==> flow/design.v <==
`timescale 1ns / 1ps
module AES_Composite_enc(Kin, Din, Dout, Krdy, Drdy, Kvld, Dvld, EN, BSY, CLK, RSTn, cc_out);  
   input  [127:0] Kin;   
   input [127:0]  Din;   
   output [127:0] Dout;  
   input          Krdy;  
   input          Drdy;  
   output         Kvld;  
   output         Dvld;  
   input          EN;    
   output         BSY;   
   input          CLK;   
   input          RSTn;  
   reg [127:0]    dat,key, rkey;
   reg [15:0]      dat0,dat1,dat2,dat3,dat4,dat5,dat6,dat7;   
   wire [127:0]   dat_next,rkey_next;
   wire [15:0] dat_next0;
   reg [79:0]      rnd;  
   reg [7:0]      rcon; 
   reg            sel;   
   reg            Dvld, Kvld, BSY;
   wire           rst;
	reg [79:0]      store;
   reg            m;
   reg [1:0]      n;
   reg [2:0]      k;
   reg [3:0]      l;
   reg [3:0] d;
   reg [7:0] i;  
   (* keep = "true" *) (* s = "true" *) output reg [31:0] cc_out;
   reg [31:0] R;
   wire [31:0] r;
   wire [31:0] b;
	reg [3:0] j;
	reg on;
assign rst = ~RSTn;
aes_core dut1(sel,i,dat,dat0,dat1,dat2,dat3,dat4,dat5,dat6,rkey_next,dat_next,dat_next0); 
KeyExpantion keyexpantion (.kin(rkey), .kout(rkey_next), .rcon(rcon));
always @(posedge CLK or posedge rst) begin
      if (rst)     Dvld <= 0;
      else if (EN) Dvld <= sel;
   end
   always @(posedge CLK or posedge rst) begin
      if (rst) Kvld <= 0;
      else if (EN) Kvld <= Krdy;
   end
   always @(posedge CLK or posedge rst) begin
      if (rst) BSY <= 0;
      else if (EN) BSY <= Drdy || (rnd[79:1] | sel);
   end  
 always@(posedge CLK or posedge rst)
 begin
  if(rst) i<=8'd0; 
  else if (EN) begin
       if(i[7])         i<=8'd1;
       else if(Drdy)    i<=8'd1;
       else if(~rnd[0]) i<={i[6:0],i[7]};
 end
 end
 always @(posedge CLK or posedge rst) begin
      if (rst)     sel <= 0;
      else if (EN) sel <= rnd[79];
   end
 always @(posedge CLK or posedge rst) begin
      if (rst)
      begin
              dat <= 128'h0;
              dat7<=16'h0;
      end
      else if (EN) begin
         if (Drdy)   
         begin             
         dat <= Din ^ Kin;
         end
         else if ((i[7]) && (~rnd[0]|sel)) 
            begin
            dat <= dat_next;   
            dat7<=dat_next0;   
            end
      end
   end
 always @(posedge CLK or posedge rst) begin
      if (rst)                 dat0 <= 16'h0;
      else if (EN) begin
          if ((i[0]) && (~rnd[0]|sel))  dat0 <= dat_next0;   
      end
   end
 always @(posedge CLK or posedge rst) begin
      if (rst)                 dat1 <= 16'h0;
      else if (EN) begin
          if ((i[1]) && (~rnd[0]|sel))  dat1 <= dat_next0; 
      end
   end
 always @(posedge CLK or posedge rst) begin
      if (rst)                 dat2 <= 16'h0;
      else if (EN) begin
          if ((i[2]) && (~rnd[0]|sel))  dat2 <= dat_next0; 
      end
   end
  always @(posedge CLK or posedge rst) begin
      if (rst)                 dat3 <= 16'h0;
      else if (EN) begin
          if ((i[3]) && (~rnd[0]|sel))  dat3<= dat_next0; 
      end
   end
always @(posedge CLK or posedge rst) begin
      if (rst)                 dat4 <= 16'h0;
      else if (EN) begin
          if ((i[4]) && (~rnd[0]|sel))  dat4<= dat_next0; 
      end
   end
always @(posedge CLK or posedge rst) begin
      if (rst)                 dat5 <= 16'h0;
      else if (EN) begin
          if ((i[5]) && (~rnd[0]|sel))  dat5<= dat_next0; 
      end
   end
always @(posedge CLK or posedge rst) begin
      if (rst)                 dat6 <= 16'h0;
      else if (EN) begin
          if ((i[6]) && (~rnd[0]|sel))  dat6<= dat_next0; 
      end
   end
 assign Dout = dat; 
 always @(posedge CLK or posedge rst) begin
      if (rst)     key <= 128'h0;
      else if (EN)
        if (Krdy)  key <= Kin;
   end
   always @(posedge CLK or posedge rst) begin
      if (rst)         rkey <= 128'h0;
      else if (EN) begin
         if (Krdy)        rkey <= Kin;
         else if (rnd[0] && ~on) rkey <= key;
         else if (i[7] && (~rnd[0]|sel)) rkey <= rkey_next;
      end
   end 
 always @(posedge CLK or posedge rst) begin
     if (rst)          rcon <= 8'h01;
     else if (EN) begin
        if (Drdy)    rcon <= 8'h01;
        else if ((i[7])&& ~rnd[0]) rcon <= xtime(rcon);
     end
   end
   function [7:0] xtime;
      input [7:0] x;
      xtime = (x[7]==1'b0)? {x[6:0],1'b0} : {x[6:0],1'b0} ^ 8'h1B;
   endfunction
	always @(posedge CLK or posedge rst) begin
      if (rst)                 m <= 1'b0;
		else if (m!=1'b0)           m <= 1'b0;
      else if (EN && (~store[0]) && (rnd[8] | rnd[72]) && d[0])   m <= 1'b1;
      else m <= 1'b0;
   end
   always @(posedge CLK or posedge rst) begin
      if (rst)                 n <= 2'b00;
		else if (n!=2'd0)           n <= {1'b0,n[1]};
      else if (EN && (~store[0]) && (rnd[8] | rnd[72]) && d[1])   n <= 2'b10;
		else n <= 2'd0;
   end
   always @(posedge CLK or posedge rst) begin
      if (rst)                 k <= 3'b000;
		else if (k!=3'd0)           k <= {1'b0,k[2:1]};    
      else if (EN && (~store[0]) && (rnd[8] | rnd[72]) && d[2])   k <= 3'b100;
		else k <= 3'd0;
   end
   always @(posedge CLK or posedge rst) begin
      if (rst)                 l <= 4'b0000;
		else if (l!=4'd0)           l <= {1'b0,l[3:1]};
      else if (EN && (~store[0]) && (rnd[8] | rnd[72]) && d[2])   l <= 4'b1000;
		else l <= 4'd0;
   end
	always @ (posedge CLK or posedge rst) begin
	   if (rst) on <= 1'b0;
		else if (rnd[8] | rnd[72] && ~store[0]) on <= 1'b1;
		else if ((!m) && (!n) && (!k) && (!l)) on <= 1'b0;
	end
	wire h = (on && (!m) && (!n) && (!k) && (!l));
	always @(posedge CLK or posedge rst) begin
      if (rst)    begin    rnd <= 80'd1;  store <= 80'd1; end
      else if (EN) begin
         if (Drdy)  begin       rnd <= {rnd[78:0], rnd[79]};  store <= 80'd0; end
         else if ((rnd[8] | rnd[72] && ~store[0]) || h)  begin 
                 if(store==80'd0) begin store <= {rnd[78:0], rnd[79]}; rnd <= 80'd1;  end
                 else if ((!m) && (!n) && (!k) && (!l)) begin rnd <= store; store <= 80'd0; end    
         end
			else if(~rnd[0])  rnd <= {rnd[78:0],rnd[79]};
      end
   end
   assign r = R;
   assign b = cc_out;
   always @ (posedge CLK or posedge rst) begin
   if (rst) R <= 32'hffffffff;
	else R <= cc_out;
   end
    always @ (posedge CLK or posedge rst) begin
      if (rst) j <= 4'd0;
		else if (sel) j <= 4'd0;
      else if (i[7]) j <= j + 4'd1;
      else j <= j;
    end
	wire g = ((|rnd[8:0]) || (j == 4'd9)) && BSY;
	always @ (*) begin
     if (rst) cc_out <= R;
     else if (g) begin  
		 case (dat_next0[1:0]%4)
         2'd0: cc_out[31:0] <= (r[0]==0)?(r[31:0]>>1):(r[31:0]<<1)+r[31:0]+32'd1;
         2'd1: cc_out[31:0] <= (r[0]==0)?(r[31:0]>>1):(r[31:0]<<2)+32'd1;
         2'd2: cc_out[31:0] <= (r[0]==0)?(r[31:0]>>1):(r[31:0]<<2)+r[31:0]+32'd1;
         2'd3: cc_out[31:0] <= (r[0]==0)?(r[31:0]>>1):(r[31:0]<<2)+(r[31:0]<<1)+32'd1;
         default: cc_out <= R;
       endcase
     end
     else cc_out <= R;
    end
	 wire [1:0]  p;
    assign p=cc_out%4;
    always@(*) begin
     case(p)
     0: begin d=4'b0001; end
     1: begin d=4'b0010; end
     2: begin d=4'b0100; end
     3: begin d=4'b1000; end
     endcase
	 end
endmodule
module aes_core(sel,i,dat,din0,din1,din2,din3,din4,din5,din6,k,datout,dout);
input sel;
input [7:0]i;
input [15:0] din0,din1,din2,din3,din4,din5,din6;
output reg[15:0] dout;
input [127:0] dat,k;
output [127:0] datout;
reg [15:0] a;
wire [15:0]b;  
wire [127:0]data,data1,data2;
wire [127:0] rx;  
wire [127:0] rs;  
wire [31:0] mx0,mx1,mx2,mx3;  
wire [31:0] my0,my1,my2,my3;  
masoleh f(a,b);
always@(*)begin 
    case(i)
    8'd1: begin
        a<=dat[127:112];
        dout<=b;
    end
    8'd2: begin
        a<=dat[111:96];
        dout<=b;
    end
    8'd4: begin
        a<=dat[95:80];
        dout<=b;
    end
    8'd8: begin
        a<=dat[79:64];
        dout<=b;
    end
    8'd16: begin
        a<=dat[63:48];
        dout<=b;
    end
    8'd32: begin
        a<=dat[47:32];
        dout<=b;
    end
    8'd64: begin
        a<=dat[31:16];
        dout<=b;
    end
    8'd128: begin
        a<=dat[15:0];
        dout<=b;
    end
	 default: begin
	     a<=dat[15:0];
        dout<=b;
	 end
    endcase
end
row_shift f17(rx,rs);
MixColumns f18(mx0,my0);
MixColumns f19(mx1,my1);
MixColumns f20(mx2,my2);
MixColumns f21(mx3,my3);
 assign data={din0,din1,din2,din3,din4,din5,din6,b};
 assign rx=data;
 assign data1=rs;
 assign {mx0,mx1,mx2,mx3}=data1;
 assign data2={my0,my1,my2,my3};
 assign datout=(sel)?data1^k:data2^k;
endmodule
module MixColumns(x, y);
   input  [31:0]  x;
   output [31:0]  y;
   wire [7:0]    a0, a1, a2, a3;
   wire [7:0]    b0, b1, b2, b3;
   assign a0 = x[31:24];
   assign a1 = x[23:16];
   assign a2 = x[15: 8];
   assign a3 = x[ 7: 0];
   assign b0 = xtime(a0);
   assign b1 = xtime(a1);
   assign b2 = xtime(a2);
   assign b3 = xtime(a3);
   assign y[31:24] =    b0 ^ a1^b1 ^ a2    ^ a3;
   assign y[23:16] = a0        ^b1 ^ a2^b2 ^ a3;
   assign y[15: 8] = a0    ^ a1        ^b2 ^ a3^b3;
   assign y[ 7: 0] = a0^b0 ^ a1    ^ a2        ^b3;
   function [7:0] xtime;
      input [7:0] x;
      xtime = (x[7]==1'b0)? {x[6:0],1'b0} : {x[6:0],1'b0} ^ 8'h1B;
   endfunction
endmodule  
module KeyExpantion (kin, kout, rcon);
   input [127:0]  kin;
   output [127:0] kout;
   input [7:0] 	  rcon;
   wire [31:0]   ws,wr, w0, w1, w2, w3;
   wire [15:0] ws1,ws2;
   masoleh max1({kin[23:16],kin[15:8]},ws1);
   masoleh max2({kin[7:0],kin[31:24]},ws2);
   assign ws={ws1,ws2};
   assign wr = {(ws[31:24] ^ rcon), ws[23:0]};
   assign w0 = wr ^ kin[127:96];
   assign w1 = w0 ^ kin[95:64];
   assign w2 = w1 ^ kin[63:32];
   assign w3 = w2 ^ kin[31:0];
   assign kout = {w0, w1, w2, w3};
endmodule  
module masoleh(x,y);  
input [15:0] x;
output [15:0] y;
wire [7:0] byte_in1, byte_in2;
wire [7:0] byte_out1, byte_out2;
assign byte_in1 = x[15:8];
assign byte_in2 = x[7:0];
Newlight_sbox cm1(byte_in1, byte_out1);
Newlight_sbox cm2(byte_in2, byte_out2);
assign y = {byte_out1, byte_out2};
endmodule
module Newlight_sbox( input [7:0] g,
                      output [7:0] s
    );
wire y1,y2,y3,y4,y5,y6,y7,y8,y9,y10,y11,y12,y13,y14,y15,y16,y17,y18;
wire l1,l2,l3,l4;
wire x1,x2,x3,x4;
wire r1,r2,r3,r4,r5,r6,r7,r8,r9,r10,r11,r12;
In_tf m1 (.g(g),.a0(y1),.a1(y2),.a2(y3),.a3(y4),.b0(y5),.b1(y6),.b2(y7),.b3(y8),
          .a01(y9),.a02(y10),.a13(y11),.a23(y12),.ap(y13),.b01(y14),.b02(y15),.b13(y16),.b23(y17),.bp(y18)   );
expo_comp m2 (.a0(y1) ,.a1(y2),.a2(y3),.a3(y4),.b0(y5),.b1(y6),.b2(y7),.b3(y8),
           .a01(y9),.a02(y10),.a13(y11),.a23(y12),.ap(y13),.b01(y14),.b02(y15),.b13(y16),.b23(y17),.bp(y18),.d0(l1),.d1(l2),.d2(l3),.d3(l4));
Inv_4 m3 (   .d0(l1),.d1(l2),.d2(l3),.d3(l4),.e0(x1),.e1(x2),.e2(x3),.e3(x4)  );
mul_out m4 ( .e0(x1),.e1(x2),.e2(x3),.e3(x4),.a0(y1),.a1(y2),.a2(y3),.a3(y4),.b0(y5),.b1(y6),.b2(y7),.b3(y8),
             .a01(y9),.a02(y10),.a13(y11),.a23(y12),.ap(y13),.b01(y14),.b02(y15),.b13(y16),.b23(y17),.bp(y18),
             .w0(r1),.w1(r2),.w2(r3),.w3(r4),.w4(r5),.w5(r6),.z0(r7),.z1(r8),.z2(r9),.z3(r10),.z4(r11),.z5(r12) );
out_tf m5 (  .w0(r1),.w1(r2),.w2(r3),.w3(r4),.w4(r5),.w5(r6),.z0(r7),.z1(r8),.z2(r9),.z3(r10),.z4(r11),.z5(r12),.s(s));            
endmodule
module In_tf(input [7:0] g,
             output a0,a1,a2,a3,b0,b1,b2,b3,
             output a01,a02,a13,a23,ap,b01,b02,b13,b23,bp
             );
             wire t0,t1;
assign a0 = b3^g[4];
assign a1 = a13^a3;
assign a2 = b3^g[7];
assign a3 = b3^g[1];
assign b0 = g[0];
assign b1 = b01^g[0];
assign b2 = b0^b02;
assign b3 = b23^b2;
assign a01 = a23^ap;
assign a02 = g[7]^g[4];
assign a13 = g[7]^g[2];
assign a23 = g[7]^g[1];
assign ap = g[4]^g[2];
assign b01 = t0^a01;
assign b02 = t1^g[6];
assign b13 = b02^bp;
assign b23 = t1^g[5];
assign bp = b23^b01;
assign t0 = g[3]^g[2];
assign t1 = t0^g[1]; 
endmodule
module expo_comp( input a0,a1,a2,a3,b0,b1,b2,b3,a01,a02,a13,a23,ap,b01,b02,b13,b23,bp,
                  output d0,d1,d2,d3  );
assign d0 = ~(a01&b01)^(~(a02&b02))^(~(a0&b0))^(~(a13|b13));
assign d1 = ~(a01&b01)^(~(a02|b02))^(~(a1&b1))^(~(ap&bp));
assign d2 = ~(a2|b2)^(~(a13&b13))^(~(a23&b23))^(~(a02&b02));
assign d3 = ~(a3&b3)^(~(ap&bp))^(~(a23|b23))^(~(a02&b02));                 
endmodule
module Inv_4( input d0,d1,d2,d3,
              output e0,e1,e2,e3 );
   assign e0 = d3&(d0^d1) | d2&((~d0)|d3);
   assign e1 = (~d2)&d3&(d0^~d1) | d2&(d1|(~d3));           
   assign e2 = d1&(d2^d3) | d0&((~d2)|d1);   
   assign e3 = (~d0)&d1&(d2^~d3) | d0&(d3 | (~d1));       
endmodule
module mul_out( input a0,a1,a2,a3,b0,b1,b2,b3,a01,a02,a13,a23,ap,b01,b02,b13,b23,bp,
                      e0,e1,e2,e3,
                output w0,w1,w2,w3,w4,w5,
                output z0,z1,z2,z3,z4,z5      
    );
  wire e02,e13;
assign  e02 = e0^e2;
assign  e13 = e1^e3;
assign w0 = ~(b1&e0)^(~(b01&e1)); 
assign w1 = ~(b0&e1)^(~(b01&e0));
assign w2 = ~(b3&e2)^(~(b23&e3));
assign w3 = ~(b2&e3)^(~(b23&e2));
assign w4 = ~(b13&e13)^(~(b02&e02));
assign w5 = ~(bp&e13)^(~(b13&e02));
assign z0 = ~(a1&e0)^(~(a01&e1));
assign z1 = ~(a0&e1)^(~(a01&e0));
assign z2 = ~(a3&e2)^(~(a23&e3));
assign z3 = ~(a2&e3)^(~(a23&e2));
assign z4 = ~(a13&e13)^(~(a02&e02));
assign z5 = ~(ap&e13)^(~(a13&e02));   
endmodule
module out_tf( input w0,w1,w2,w3,w4,w5,
               input z0,z1,z2,z3,z4,z5,
               output [7:0] s
                                         );
 wire t2,t3,t4,t5,t6;                                        
 assign t2 = w3^z1^z5;                                        
 assign t3 = w0^w2;
 assign t4 = w3^w5;
 assign t5 = w0^w4;  
 assign t6 = t5^z2;
 assign s[7] = t2^w5;
 assign s[6] = t4^~s[4];
 assign s[5] = t6^~z4;
 assign s[4] = t2^w1;
 assign s[3] = t3^s[4];
 assign s[2] = t6^z0^s[7];
 assign s[1] = t5^t4^s[0];
 assign s[0] = ~(t3^z3^z5);
endmodule
module row_shift(sb,rs);
input [127:0] sb;
output reg [127:0] rs;
always@(sb)
begin
       rs[127:120] = sb[127:120];  
       rs[119:112] = sb[87:80];  
       rs[111:104] = sb[47:40];  
       rs[103:96]  = sb[7:0];    
       rs[95:88]   = sb[95:88];  
       rs[87:80]   = sb[55:48];  
       rs[79:72]   = sb[15:8];   
       rs[71:64]   = sb[103:96]; 
       rs[63:56]   = sb[63:56];  
       rs[55:48]   = sb[23:16];  
       rs[47:40]   = sb[111:104]; 
       rs[39:32]   = sb[71:64];  
       rs[31:24]   = sb[31:24];  
       rs[23:16]   = sb[119:112];  
       rs[15:8]    = sb[79:72];  
       rs[7:0]     = sb[39:32];  
end                 
endmodule
; Step by step through the tools: AES_Composite_enc
; What the tools print for AES_Composite_enc, step after step.
; Line numbers count from 1 in the design file above.
; Cell names lack the library's common part.
; Not given: n/a
[inputs]
top = AES_Composite_enc
clock = CLK
library = sky130hd
lib_corner = tt_025C_1v80

; Word-level counts
; Yosys after proc, flatten, opt, wreduce and memory -nomap, before mapping. Memory bits, and registers merged into a memory's read port (data or address), are not among the register bits. Print and check cells are not counted. Equal cells are merged and count once.
[classes]
muxes = 58
n_reduce_logical = 60
eq_ne = 17
bitwise = 1061
n_addsub = 8
[op_table]
columns = op, count
row1 = two-way mux 128 bit, 6
row2 = two-way mux 80 bit, 9
row3 = XOR 8 bit, 65
row4 = XOR 128 bit, 3
row5 = XOR 1 bit, 372
row6 = bitwise AND 1 bit, 252
row7 = inverter 1 bit, 249
row8 = two-way mux 32 bit, 6
row9 = adder 32 x 1 -> 32 bit with constant B, 4
row10 = XOR 32 bit, 4
row11 = case mux 32 bit (select 4 bit), 1
row12 = case mux 16 bit (select 7 bit), 1
row13 = adder 32 bit, 3
row14 = two-way mux 5 bit, 17
row15 = logical NOT 80 bit, 1
row16 = logical OR 1 x 79 -> 1 bit, 1
row17 = OR 79 x 1 -> 79 bit, 1
row18 = OR 1 bit, 74
row19 = inverter 4 bit, 17
row20 = two-way mux 8 bit, 5
row21 = logical NOT 32 bit, 1
row22 = AND reduction 2 bit, 13
row23 = bitwise XNOR 1 bit, 24
row24 = logical AND 1 bit, 24
row25 = two-way mux 4 bit, 4
row26 = nonzero test 2 bit, 6
row27 = case mux 3 bit (select 4 bit), 1
row28 = nonzero test 3 bit, 3
; Other operator kinds: 25; their cells: 37.
[word_totals]
output_inout_bits = 163
ff_bits = 723
elab_cells = 1231
in_bits = 261

; Longest topological paths
; Longest topological path by Yosys (ltp), each cell counted once; first at word level (registers and memories cut), then after technology mapping (sequential cells cut; the memories' decode and read muxes count).
[logic_depth]
word_depth = 34
abc_area = 0
depth_mapped = 45
depth_no_buf = 37

; Netlist
; Yosys stat after the flow's synthesis: flattened, memories mapped to cells. It holds for the ABC_AREA given above (unset counts as 0); a run with the other value may have another netlist.
[synth_totals]
ff_cells = 723
cell_count = 6466
seq_area_mm2 = 0.0181361
n_buf = 511
area_mm2 = 0.0540131
[types]
columns = cell_type, count, type_area_um2
row1 = dfrtp_1, 688, 1.72E+04
row2 = xnor2_1, 860, 7.53E+03
row3 = o21ai_0, 708, 3.54E+03
row4 = nand2_1, 932, 3.5E+03
row5 = xor2_1, 328, 2.87E+03
row6 = a21oi_1, 503, 2.52E+03
row7 = nor2_1, 449, 1.69E+03
row8 = clkbuf_1, 443, 1.66E+03
row9 = mux2_2, 145, 1.63E+03
row10 = ha_1, 93, 1.16E+03
row11 = dfstp_2, 35, 919.632
row12 = a22oi_1, 105, 788.256
row13 = a211oi_1, 102, 765.734
row14 = xnor3_1, 32, 720.691
row15 = mux2i_1, 53, 530.509
row16 = nor4_1, 54, 337.824
row17 = nand3b_1, 43, 322.81
row18 = nor3_1, 61, 305.293
; Other cell types: 94; their cells: 832.
; By module: a second synthesis without flattening, with its own total; a netlist apart from the flattened one above.
[unflattened]
hier_cells = 5638
hier_area_mm2 = 0.0540343
; Each row is one instance without its submodules.
[by_module]
columns = module, n_cells, area_mm2, seq_area_mm2, instances
row1 = AES_Composite_enc, 3881, 0.0369567, 0.0181361, 1
row2 = MixColumns, 82, 0.0013425, 0, 4
row3 = aes_core, 394, 0.0034158, 0, 1
row4 = In_tf, 29, 0.0003341, 0, 6
row5 = KeyExpantion, 175, 0.0015502, 0, 1
row6 = mul_out, 38, 0.0002127, 0, 6
row7 = out_tf, 16, 0.0001702, 0, 6
row8 = row_shift, 128, 0.0009609, 0, 1
row9 = expo_comp, 24, 0.0001526, 0, 6
row10 = Inv_4, 15, 0.0000938, 0, 6
row11 = Newlight_sbox, 0, 0, 0, 6
row12 = masoleh, 0, 0, 0, 3

; Path before layout
; OpenSTA on the mapped netlist: ideal clock, no wires. The path of least setup slack (recovery checks aside). Input and output delay are each 20% of the period. Register names are those of the netlist, which keeps one name where synthesis merged equal registers.
[synth_path]
kind = register to output
startpoint = register i[1]
endpoint = output port cc_out[16]
path_slack_ns = 2.382
tclk_ns = 14.0
driving_pins = 40
output_delay_ns = 2.800
n_path_buf = 5
t_arrival_ns = 8.818
launch_ns = 0.000
t_required_ns = 11.200
path_delay_ns = 8.818
period_less_setup_slack_ns = 11.618
; "path_delay_ns" = arrival - input delay + setup time.
; At an output port there is no setup time.
; "driving_pins": output pins that drive a net of the path, with the launching flip-flop's if there is one; two outputs of one cell count as two.
; "period_less_setup_slack_ns" is the clock period less the worst setup slack; recovery checks do not enter. This is arithmetic on one report: input and output delays are still those of the set period (20% each).
; The rows between start and end are the longest chain of elaborated cells between them; the timing report does not say that the signal goes this way. Where chains are equally long, one stands for them.
; Each line given opens the expression or statement behind the cell; cells for indexed reads and writes are added by Yosys, which also makes memories of some case tables.
; At most two assigning lines are given for a register; there are more.
[synth_via]
path_cell_list = dfrtp_1 -> buf_6 -> or4_4 -> or3_4 -> and4_1 -> buf_2 -> nor4_4 -> nor2_2 -> xnor2_1 -> xnor2_1 -> ha_1 -> or4_1 -> a22oi_1 -> xnor2_1 -> xnor2_1 -> xnor2_1 -> inv_1 -> ha_1 -> [4 not listed] -> xor2_2 -> xnor3_1 -> clkbuf_1 -> inv_1 -> ha_1 -> clkbuf_1 -> clkinv_1 -> a21oi_1 -> or2_2 -> clkbuf_1 -> nor2_1 -> nor2_1 -> a21oi_1 -> o21ai_0 -> a21oi_1 -> o21ai_0 -> o21ai_0 -> o21ai_0
elab_chain_len = 29
cone_cells = 141
classes_between = eq/ne: 10; mux: 4; logic: 126; reduce/logical: 1
[synth_lines]
columns = item, line_no
row1 = start: declaration, 29  ; reg [7:0] i;
row2 = start: assignment, 53  ; if(rst) i<=8'd0;
row3 = start: assignment, 57  ; else if(~rnd[0]) i<={i[6:0],i[7]};
row4 = equality test 8 x 7 -> 1 bit, 243  ; case(i)
row5 = case mux 16 bit (select 7 bit), 243
row6 = XOR 1 bit, 383  ; assign t0 = g[3]^g[2];
row7 = XOR 1 bit, 384  ; assign t1 = t0^g[1];
row8 = XOR 1 bit, 379  ; assign b02 = t1^g[6];
row9 = XOR 1 bit, 371  ; assign b2 = b0^b02;
row10 = XOR 1 bit, 372  ; assign b3 = b23^b2;
row11 = [14 not listed], n/a
row12 = XOR 1 bit (2 in a row), 438  ; assign s[0] = ~(t3^z3^z5);
row13 = inverter 1 bit, 438
row14 = XOR 1 bit, 437  ; assign s[1] = t5^t4^s[0];
row15 = equality test 2 bit, 206  ; case (dat_next0[1:0]%4)
row16 = case mux 32 bit (select 4 bit), 206
row17 = two-way mux 32 bit, 205  ; else if (g) begin
row18 = two-way mux 32 bit, 204  ; if (rst) cc_out <= R;
row19 = end: declaration, 30  ; (* keep = "true" *) (* s = "true" *) output reg [31:0] cc_out;
; Nets of the timed path that keep an RTL name, with a line that drives or declares them; the list need not be complete.
[synth_nets]
columns = net, line_no
row1 = dat_next0[0], 438

; Timing after layout
; Path of least setup slack in the final report of entry A (OpenROAD, finished layout, wires in). Where an end is a register, its clock arrival counts in the times.
[layout_path]
kind = register to output
startpoint = register i[4]
endpoint = output port cc_out[16]
launch_ns = 0.71
tclk_ns = 14.0
t_required_ns = 11.20
path_slack_ns = 0.66
output_delay_ns = 2.80
t_arrival_ns = 10.54
n_path_buf = 2
driving_pins = 40
; The rows between start and end are the longest chain of elaborated cells between them; the timing report does not say that the signal goes this way. Where chains are equally long, one stands for them.
; At most two assigning lines are given for a register; there are more.
[layout_via]
path_cell_list = dfrtp_1 -> or4_4 -> nor2_2 -> a211oi_2 -> nand2_1 -> xnor2_1 -> and2_1 -> xnor2_1 -> inv_1 -> ha_2 -> inv_1 -> or3_1 -> a22oi_1 -> xnor2_1 -> xnor2_1 -> xnor2_1 -> inv_1 -> ha_1 -> [4 not listed] -> a21o_1 -> xnor2_1 -> xor2_1 -> buf_4 -> inv_1 -> ha_1 -> clkinv_1 -> a21oi_1 -> or2_2 -> nor2_1 -> nor2_2 -> a21oi_1 -> o21ai_0 -> a21oi_1 -> o21ai_0 -> o21ai_0 -> o21ai_0 -> clkdlybuf4s50_1
elab_chain_len = 29
cone_cells = 141
classes_between = eq/ne: 10; mux: 4; logic: 126; reduce/logical: 1
[layout_lines]
columns = item, line_no
row1 = start: declaration, 29  ; reg [7:0] i;
row2 = start: assignment, 53  ; if(rst) i<=8'd0;
row3 = start: assignment, 57  ; else if(~rnd[0]) i<={i[6:0],i[7]};
row4 = equality test 8 x 7 -> 1 bit, 243  ; case(i)
row5 = case mux 16 bit (select 7 bit), 243
row6 = XOR 1 bit, 383  ; assign t0 = g[3]^g[2];
row7 = XOR 1 bit, 384  ; assign t1 = t0^g[1];
row8 = XOR 1 bit, 379  ; assign b02 = t1^g[6];
row9 = XOR 1 bit, 371  ; assign b2 = b0^b02;
row10 = XOR 1 bit, 372  ; assign b3 = b23^b2;
row11 = [14 not listed], n/a
row12 = XOR 1 bit (2 in a row), 438  ; assign s[0] = ~(t3^z3^z5);
row13 = inverter 1 bit, 438
row14 = XOR 1 bit, 437  ; assign s[1] = t5^t4^s[0];
row15 = equality test 2 bit, 206  ; case (dat_next0[1:0]%4)
row16 = case mux 32 bit (select 4 bit), 206
row17 = two-way mux 32 bit, 205  ; else if (g) begin
row18 = two-way mux 32 bit, 204  ; if (rst) cc_out <= R;
row19 = end: declaration, 30  ; (* keep = "true" *) (* s = "true" *) output reg [31:0] cc_out;

; AES_Composite_enc through Yosys and OpenROAD on sky130hd: 4 stored runs, unordered, with their settings and measured results. The constraints put input and output delay at 20% of the set period each and load the outputs with 0.01 pF.
; "critical_path_time_ns": the worst setup path's part of the clock period (all of it between registers, 20% less for each end at a port) less its slack. A launch clock that arrives late makes it longer, a capture clock that arrives late makes it shorter.

[entry A: settings]
CORE_UTILIZATION = 40
period_ns = 14.0
CAP_MARGIN = 20
CORE_MARGIN = 2
SLEW_MARGIN = 20
[entry A: results]
final_setup_tns_ns = 0.000
critical_path_time_ns = 10.54
timing.worst_path_kind = register to output
finalUtil_pct = 47.1
synth_chip_area_mm2 = 0.0540131
setup_ws_ns = 0.656
total_die_area_mm2 = 0.137986

[entry B: settings]
CELL_PAD_IN_SITES_DETAIL_PLACEMENT = 0
CELL_PAD_IN_SITES_GLOBAL_PLACEMENT = 2
CORE_ASPECT_RATIO = 1.6
CTS_CLUSTER_SIZE = 94
GPL_ROUTABILITY_DRIVEN = 0
GPL_TIMING_DRIVEN = 1
HOLD_SLACK_MARGIN = 0.04
MIN_ROUTING_LAYER = met2
SETUP_SLACK_MARGIN = 1.51
SLEW_MARGIN = 10
period_ns = 14.0
CAP_MARGIN = 20
CORE_MARGIN = 2
CORE_UTILIZATION = 40
[entry B: results]
setup_ws_ns = 1.461
finalUtil_pct = 47.2
synth_chip_area_mm2 = 0.0540131
final_setup_tns_ns = 0.000
total_die_area_mm2 = 0.138071
critical_path_time_ns = 9.74
timing.worst_path_kind = register to output

[entry C: settings]
CELL_PAD_IN_SITES_DETAIL_PLACEMENT = 0
CELL_PAD_IN_SITES_GLOBAL_PLACEMENT = 0
CORE_UTILIZATION = 69
MAX_ROUTING_LAYER = met4
MIN_ROUTING_LAYER = met2
PLACE_DENSITY_LB_ADDON = 0.17
SETUP_SLACK_MARGIN = 2.53
period_ns = 21.0
CAP_MARGIN = 20
CORE_MARGIN = 2
SLEW_MARGIN = 20
[entry C: results]
outcome = unfinished; error GRT-0116 in routing

[entry D: settings]
CAP_MARGIN = 10
CELL_PAD_IN_SITES_DETAIL_PLACEMENT = 2
CORE_ASPECT_RATIO = 1.13
CORE_UTILIZATION = 45
CTS_CLUSTER_SIZE = 32
MIN_ROUTING_LAYER = met1
SLEW_MARGIN = 25
TNS_END_PERCENT = 70
period_ns = 16.5
CORE_MARGIN = 2
[entry D: results]
outcome = unfinished; error GRT-0228 in routing
